==> flow/design.v <==
module avg(input clk, input [7:0]p1, input [7:0]p2, output reg [7:0]pout);
wire [7:0] outp;
assign outp = {1'b0 , p1[7:1]} + {1'b0 , p2[7:1]};
always@(posedge clk)
begin
	pout <= outp;
end 
endmodule
module subtract(input clk, input [7:0]p1, input [7:0]p2, output reg [7:0]pout);
wire [8:0] diff = {1'b0, p1} - {1'b0, p2};
wire [7:0] mag = diff[8] ? (8'd0 - diff[7:0]) : diff[7:0];
always@(posedge clk)
begin
	pout <= mag/2;
end 
endmodule
module wavelet_1d (clk ,pixel ,pix_out);
input clk ;
input [63:0] pixel ;
output reg [63:0] pix_out;
wire [63:0]pix_out_inter;
wire [63:0] out_illusion ;
genvar i;
	generate 
		for(i=0;i<4;i=i+1) 
		begin : name
			avg u0 (clk,pixel[16*i+7:16*i], pixel[16*i+15:16*i+8],out_illusion[8*i+7:8*i]);
			subtract u1 (clk,pixel[16*i+7:16*i], pixel[16*i+15:16*i+8],out_illusion[8*i+39:8*i+32]);
		end
	endgenerate 
	assign pix_out_inter = {out_illusion[31:0],out_illusion[63:32]};
always@(posedge clk)
	begin
		pix_out <= pix_out_inter;
	end
endmodule
module wavelet_2d (clk ,pixel_out1, pixel_out2 ,pixelcol_out1,pixelcol_out2,dwt_valid);
input clk ;
input [63:0] pixel_out1, pixel_out2 ;
output reg [63:0] pixelcol_out1,pixelcol_out2;
output reg dwt_valid;
wire [63:0]pixelcol1_inter,pixelcol2_inter;
wire [63:0] out_illusion20 ;
wire [63:0] out_illusion21;
genvar j;
	generate 
		for(j=0;j<8;j=j+1) 
		begin : name
			avg u0 (clk,pixel_out1[8*j+7:8*j], pixel_out2[8*j+7:8*j],out_illusion20[8*j+7:8*j]);
			subtract u1 (clk,pixel_out2[8*j+7:8*j], pixel_out1[8*j+7:8*j], out_illusion21[8*j+7:8*j]);
		end
	endgenerate 
	assign pixelcol1_inter = out_illusion20;
	assign pixelcol2_inter = out_illusion21;
always@(posedge clk)
	begin
		pixelcol_out1 <= pixelcol1_inter;
		pixelcol_out2 <= pixelcol2_inter;
	   dwt_valid <= 1'b1;
	end
endmodule
module DWT(clk, inp1,inp2,inp3,inp4,inp5,inp6,inp7,inp8, outp1,outp2,outp3,outp4,outp5,outp6,outp7,outp8,dwt_valid);
input clk;
input [63:0]inp1,inp2,inp3,inp4,inp5,inp6,inp7,inp8;
output [63:0] outp1,outp2,outp3,outp4,outp5,outp6,outp7,outp8;
output dwt_valid;
wire [63:0] inp_1d [7:0];
wire [63:0] out_1d [7:0];
wire dwt_valid1, dwt_valid2, dwt_valid3, dwt_valid4;
assign inp_1d [0] = inp1;
assign inp_1d [1] = inp2;
assign inp_1d [2] = inp3;
assign inp_1d [3] = inp4;
assign inp_1d [4] = inp5;
assign inp_1d [5] = inp6;
assign inp_1d [6] = inp7;
assign inp_1d [7] = inp8;
genvar j;
	generate 
		for(j=0;j<8;j=j+1) 
		begin : name
			wavelet_1d u0(clk,inp_1d[j],out_1d[j]);
		end
	endgenerate 
wavelet_2d x1 (clk, out_1d[0],out_1d[1],outp1,outp5,dwt_valid1);
wavelet_2d x2 (clk, out_1d[2],out_1d[3],outp2,outp6,dwt_valid2);
wavelet_2d x3 (clk, out_1d[4],out_1d[5],outp3,outp7,dwt_valid3);
wavelet_2d x4 (clk, out_1d[6],out_1d[7],outp4,outp8,dwt_valid4);
assign dwt_valid = dwt_valid1 && dwt_valid2 && dwt_valid3 && dwt_valid4;
endmodule
Appendix: tool output

Step by step through the tools: DWT
Each step is given for the RTL above and for the edited RTL.
Lines under "unedited" count in the file above, lines under "edited" in the edited file.
"change": "edited" minus "unedited" as printed here. "rel. change": 100 x difference / "unedited".
Operators: Yosys type, input widths -> output width; for muxes data width and select width s.
Library cell names are shortened.
A cell with n/a has no value.

set-up
  design top = DWT
  clock input = clk
  library = sky130hd
  library corner = tt_025C_1v80

Edit of the RTL
The edit as a unified diff against the file above.
The edit is scripted: it alters the design's behaviour and was not made to optimise anything.

begin of diff
@@ -1,3 +1,3 @@
-module avg(input clk, input [7:0]p1, input [7:0]p2, output reg [7:0]pout);
+module avg(input clk, input [7:0]p1, input [7:0]p2, output reg [5:0]pout);
 wire [7:0] outp;
 assign outp = {1'b0 , p1[7:1]} + {1'b0 , p2[7:1]};
end of diff

Elaborated design
Source: Yosys, flattened and elaborated. Widths are those after wreduce; folded enables and synchronous resets count as part of the registers. Registers that Yosys merges into a memory's read port (data or address) are not register bits. Print and check cells do not count. Equal cells are merged and count once.

word-level totals
  what                             unedited  edited  change  rel. change (%)
  register bits after elaboration  1920      1664    -256    -13.33
  latch bits                       0         0       0       n/a
  RAM bits                         0         0       0       n/a
  bits in read-only memories       0         0       0       n/a
  word width x clocked read ports  0         0       0       n/a
  memories kept                    0         0       0       n/a
  input port bits                  513       513     0       0.00
  output and inout port bits       513       513     0       0.00
  word-level cells                 400       400     0       0.00

cells by class
  what                   unedited  edited  change  rel. change (%)
  $add $sub $neg         192       192     0       0.00
  multipliers            0         0       0       n/a
  div/mod/pow operators  0         0       0       n/a
  magnitude comparators  0         0       0       n/a
  eq/ne operators        0         0       0       n/a
  shift operators        0         0       0       n/a
  muxes and demuxes      64        64      0       0.00
  bitwise operators      0         0       0       n/a
  reduce/logical cells   0         0       0       n/a

operator list
  operator             unedited  edited  change  rel. change (%)
  $add 7x7->8          48        0       -48     -100.00
  $add 6x6->6          0         48      +48     n/a
  $sub 8x8->9          48        32      -16     -33.33
  $add 6x6->7          16        0       -16     -100.00
  $add 5x5->6          0         16      +16     n/a
  $sub 6x6->7          0         16      +16     n/a
  $mux 8               64        64      0       0.00
  $sub 1x8->8 const A  64        64      0       0.00
  $sub 7x7->8          16        16      0       0.00

Logic depth
Longest topological path by Yosys (ltp), each cell counted once; first at word level (registers and memories cut), then after technology mapping (sequential cells cut; the memories' decode and read muxes count).

logic depth
  what                     unedited  edited  change  rel. change (%)
  depth after elaboration  3         3       0       0.00
  ABC_AREA                 0         0       n/a     n/a
  mapped depth             10        10      0       0.00

Netlist
Yosys stat after the flow's synthesis: flattened, memories mapped to cells. It holds for the ABC_AREA given above (unset counts as 0); a run with the other value may have another netlist.

mapped netlist
  what                     unedited  edited   change   rel. change (%)
  cell count               8029      7011     -1018    -12.68
  chip area (Yosys) (um2)  82591.7   73050.1  -9541.6  -11.55
  sequential area (um2)    37796.2   33311.9  -4484.3  -11.86
  flip-flops               1888      1664     -224     -11.86
  buffers                  98        134      +36      +36.73

cell types
  cell      unedited  edited  change  rel. change (%)
  nor2_1    774       479     -295    -38.11
  dfxtp_1   1888      1664    -224    -11.86
  ha_1      992       848     -144    -14.52
  xnor2_1   729       606     -123    -16.87
  a21oi_1   503       387     -116    -23.06
  inv_1     1160      1048    -112    -9.66
  o21bai_1  329       236     -93     -28.27
  a21o_1    16        107     +91     +568.75
  a211oi_1  86        6       -80     -93.02
  o31ai_1   144       83      -61     -42.36
  buf_4     49        97      +48     +97.96
  nand2_1   36        82      +46     +127.78
  o21ai_0   112       152     +40     +35.71
  o21bai_2  39        5       -34     -87.18
  a31oi_1   82        51      -31     -37.80
  nor2b_1   64        85      +21     +32.81
  xor2_1    246       226     -20     -8.13
  a21boi_0  0         20      +20     n/a

Not every row of either side is listed.
The figures by module come from a second, unflattened synthesis with its own total; it is not the netlist above.

unflattened totals
  what                                unedited  edited   change   rel. change (%)
  cells (unflattened synthesis)       8841      7509     -1332    -15.07
  area (unflattened synthesis) (um2)  89980.0   80095.6  -9884.4  -10.99

Each row is one instance without its submodules.

modules, unedited
  module      instances  cells  area (um2)  seq. area (um2)
  subtract    64         76     648.1       140.1
  avg         64         46     436.7       160.2
  wavelet_2d  4          130    2573.7      2562.5
  wavelet_1d  8          64     1281.2      1281.2
  DWT         1          1      8.8         0.0

modules, edited
  module      instances  cells  area (um2)  seq. area (um2)
  subtract    64         76     648.1       140.1
  avg         64         25     306.5       120.1
  wavelet_2d  4          131    2377.3      2242.2
  wavelet_1d  8          65     1184.9      1121.1
  DWT         1          1      8.8         0.0

Worst setup path after synthesis
Source: OpenSTA report_checks on the synthesized netlist (no wires, ideal clock, input and output delay 20% of the period each), path of least setup slack; recovery checks are left aside. Register names are those of the netlist, which keeps one name where synthesis merged equal registers.

timing after synthesis
  what                               unedited                                edited                                  change  rel. change (%)
  path kind                          input to register                       input to register                       n/a     n/a
  start point                        input port inp1[0]                      input port inp3[48]                     n/a     n/a
  end point                          register name[0].u0.name[0].u1.pout[6]  register name[2].u0.name[3].u1.pout[0]  n/a     n/a
  clock period (ns)                  4.5                                     4.5                                     0.0     0.00
  external input delay (ns)          0.900                                   0.900                                   0.000   0.00
  library setup time (ns)            0.121                                   0.121                                   0.000   n/a
  launch time at the first pin (ns)  0.900                                   0.900                                   0.000   0.00
  data arrival time (ns)             2.556                                   2.569                                   +0.013  +0.51
  data required time (ns)            4.379                                   4.379                                   0.000   0.00
  path slack (ns)                    1.823                                   1.811                                   -0.012  n/a
  delay of the path (ns)             1.777                                   1.790                                   +0.013  +0.73
  stages                             10                                      9                                       -1      -10.00
  buffers on the path                0                                       0                                       0       n/a
  synthesis period reached (ns)      2.677                                   2.689                                   +0.012  +0.45

"delay of the path" = arrival - input delay + setup time.
"stages" counts driving pins, that of a launching flip-flop among them; a cell with two outputs on the path counts twice.
"synthesis period reached" is the clock period less the worst setup slack; recovery checks do not enter. This is arithmetic on one report: input and output delays are still those of the set period (20% each).
The rows between start and end are the longest chain of elaborated cells between them; the timing report does not say that the signal goes this way. Where chains are equally long, one stands for them.
A line is the first line of the expression or statement that the cell stems from. Yosys adds cells for indexed reads and writes and turns some case tables into memories.

between the ends, after synthesis, unedited
  path through = inv_1 > ha_1 > inv_1 > fa_1 > a211oi_1 > o21bai_1 > a21oi_1 > xor2_1 > a31oi_1 > xnor2_1
  length of the longest elaborated chain = 3

RTL lines, path after synthesis, unedited
  what         line  text
  from (decl)  64    input [63:0]inp1,inp2,inp3,inp4,inp5,inp6,inp7,inp8;
  $sub 8x8->9  10    wire [8:0] diff = {1'b0, p1} - {1'b0, p2};
  $sub 1x8->8  11    wire [7:0] mag = diff[8] ? (8'd0 - diff[7:0]) : diff[7:0];
  $mux 8       11
  to (assign)  14    pout <= mag/2;
  to (decl)    9     module subtract(input clk, input [7:0]p1, input [7:0]p2, output reg [7:0]pout);

between the ends, after synthesis, edited
  path through = inv_1 > ha_1 > inv_1 > fa_1 > a211oi_2 > o21ai_0 > a21o_1 > a21o_1 > mux2_2
  length of the longest elaborated chain = 3

RTL lines, path after synthesis, edited
  what         line  text
  from (decl)  64    input [63:0]inp1,inp2,inp3,inp4,inp5,inp6,inp7,inp8;
  $sub 8x8->9  10    wire [8:0] diff = {1'b0, p1} - {1'b0, p2};
  $sub 1x8->8  11    wire [7:0] mag = diff[8] ? (8'd0 - diff[7:0]) : diff[7:0];
  $mux 8       11
  to (assign)  14    pout <= mag/2;
  to (decl)    9     module subtract(input clk, input [7:0]p1, input [7:0]p2, output reg [7:0]pout);

Timing after layout
Path of least setup slack in the final report of each run of pair 1 (OpenROAD, finished layout, wires in). Where an end is a register, its clock arrival counts in the times.

timing after layout
  what                               unedited                       edited                         change  rel. change (%)
  path kind                          register to output             register to output             n/a     n/a
  start point                        register x2.pixelcol_out1[49]  register x1.pixelcol_out1[26]  n/a     n/a
  end point                          output port outp2[49]          output port outp1[26]          n/a     n/a
  clock period (ns)                  2.78                           2.78                           0.00    0.00
  output delay (ns)                  0.56                           0.56                           0.00    0.00
  launch time at the first pin (ns)  0.83                           0.79                           -0.04   -4.82
  data arrival time (ns)             1.92                           1.87                           -0.05   -2.60
  data required time (ns)            2.22                           2.22                           0.00    0.00
  path slack (ns)                    0.30                           0.35                           +0.05   n/a
  stages                             2                              2                              0       0.00
  buffers on the path                1                              1                              0       0.00

between the ends, after layout, unedited
  path through = dfxtp_1 > clkdlybuf4s50_1
  length of the longest elaborated chain = 0

RTL lines, path after layout, unedited
  what           line  text
  from (decl)    40    output reg [63:0] pixelcol_out1,pixelcol_out2;
  from (assign)  57    pixelcol_out1 <= pixelcol1_inter;
  to (decl)      65    output [63:0] outp1,outp2,outp3,outp4,outp5,outp6,outp7,outp8;

between the ends, after layout, edited
  path through = dfxtp_1 > clkdlybuf4s50_1
  length of the longest elaborated chain = 0

RTL lines, path after layout, edited
  what           line  text
  from (decl)    40    output reg [63:0] pixelcol_out1,pixelcol_out2;
  from (assign)  57    pixelcol_out1 <= pixelcol1_inter;
  to (decl)      65    output [63:0] outp1,outp2,outp3,outp4,outp5,outp6,outp7,outp8;

Flow runs
Runs of the flow (Yosys, OpenROAD) on both versions; the two runs of a pair have the same settings. The constraints put input and output delay at 20% of the set period each and load the outputs with 0.01 pF.

flow settings, pair 1
  CORE_UTILIZATION = 40
  period_ns = 2.78
  CAP_MARGIN = 20
  CORE_MARGIN = 2
  SLEW_MARGIN = 20

measured results, pair 1
  what                                          unedited  edited    change    rel. change (%)
  cell area after synthesis (um2)               82591.7   73050.1   -9541.6   -11.55
  area of the die (um2)                         210131.0  186059.0  -24072.0  -11.46
  standard-cell area of the final layout (um2)  105409.0  93274.5   -12134.5  -11.51
  final utilization                             0.514     0.515     +0.001    n/a
  worst slack on setup checks (ns)              0.303     0.349     +0.046    n/a
  sum of negative setup slack (ns)              0.000     0.000     0.000     n/a
  final worst hold slack (ns)                   0.291     0.296     +0.005    n/a
  total power after layout (mW)                 115.512   101.690   -13.822   -11.97
  period achieved (ns)                          2.477     2.431     -0.046    -1.86

flow settings, pair 2
  CELL_PAD_IN_SITES_DETAIL_PLACEMENT = 0
  CELL_PAD_IN_SITES_GLOBAL_PLACEMENT = 1
  CORE_MARGIN = 7
  CORE_UTILIZATION = 44
  GPL_TIMING_DRIVEN = 1
  HOLD_SLACK_MARGIN = 0.25
  MAX_ROUTING_LAYER = met5
  PLACE_DENSITY_LB_ADDON = 0.02
  period_ns = 2.42
  CAP_MARGIN = 20
  SLEW_MARGIN = 20

measured results, pair 2
  what                                          unedited  edited    change    rel. change (%)
  cell area after synthesis (um2)               82591.7   73050.1   -9541.6   -11.55
  area of the die (um2)                         200037.0  177629.0  -22408.0  -11.20
  standard-cell area of the final layout (um2)  108627.0  95913.2   -12713.8  -11.70
  final utilization                             0.584     0.581     -0.003    n/a
  worst slack on setup checks (ns)              0.067     0.108     +0.041    n/a
  sum of negative setup slack (ns)              0.000     0.000     0.000     n/a
  final worst hold slack (ns)                   0.312     0.305     -0.007    n/a
  total power after layout (mW)                 134.908   117.052   -17.856   -13.24
  period achieved (ns)                          2.353     2.312     -0.041    -1.74

"period achieved" is the run's clock period less its worst setup slack. It is reckoned from that one timing run; input and output delays stay at 20% of the period that was set.
"total power after layout": no workload was simulated; the value follows from the tool's default switching activity.
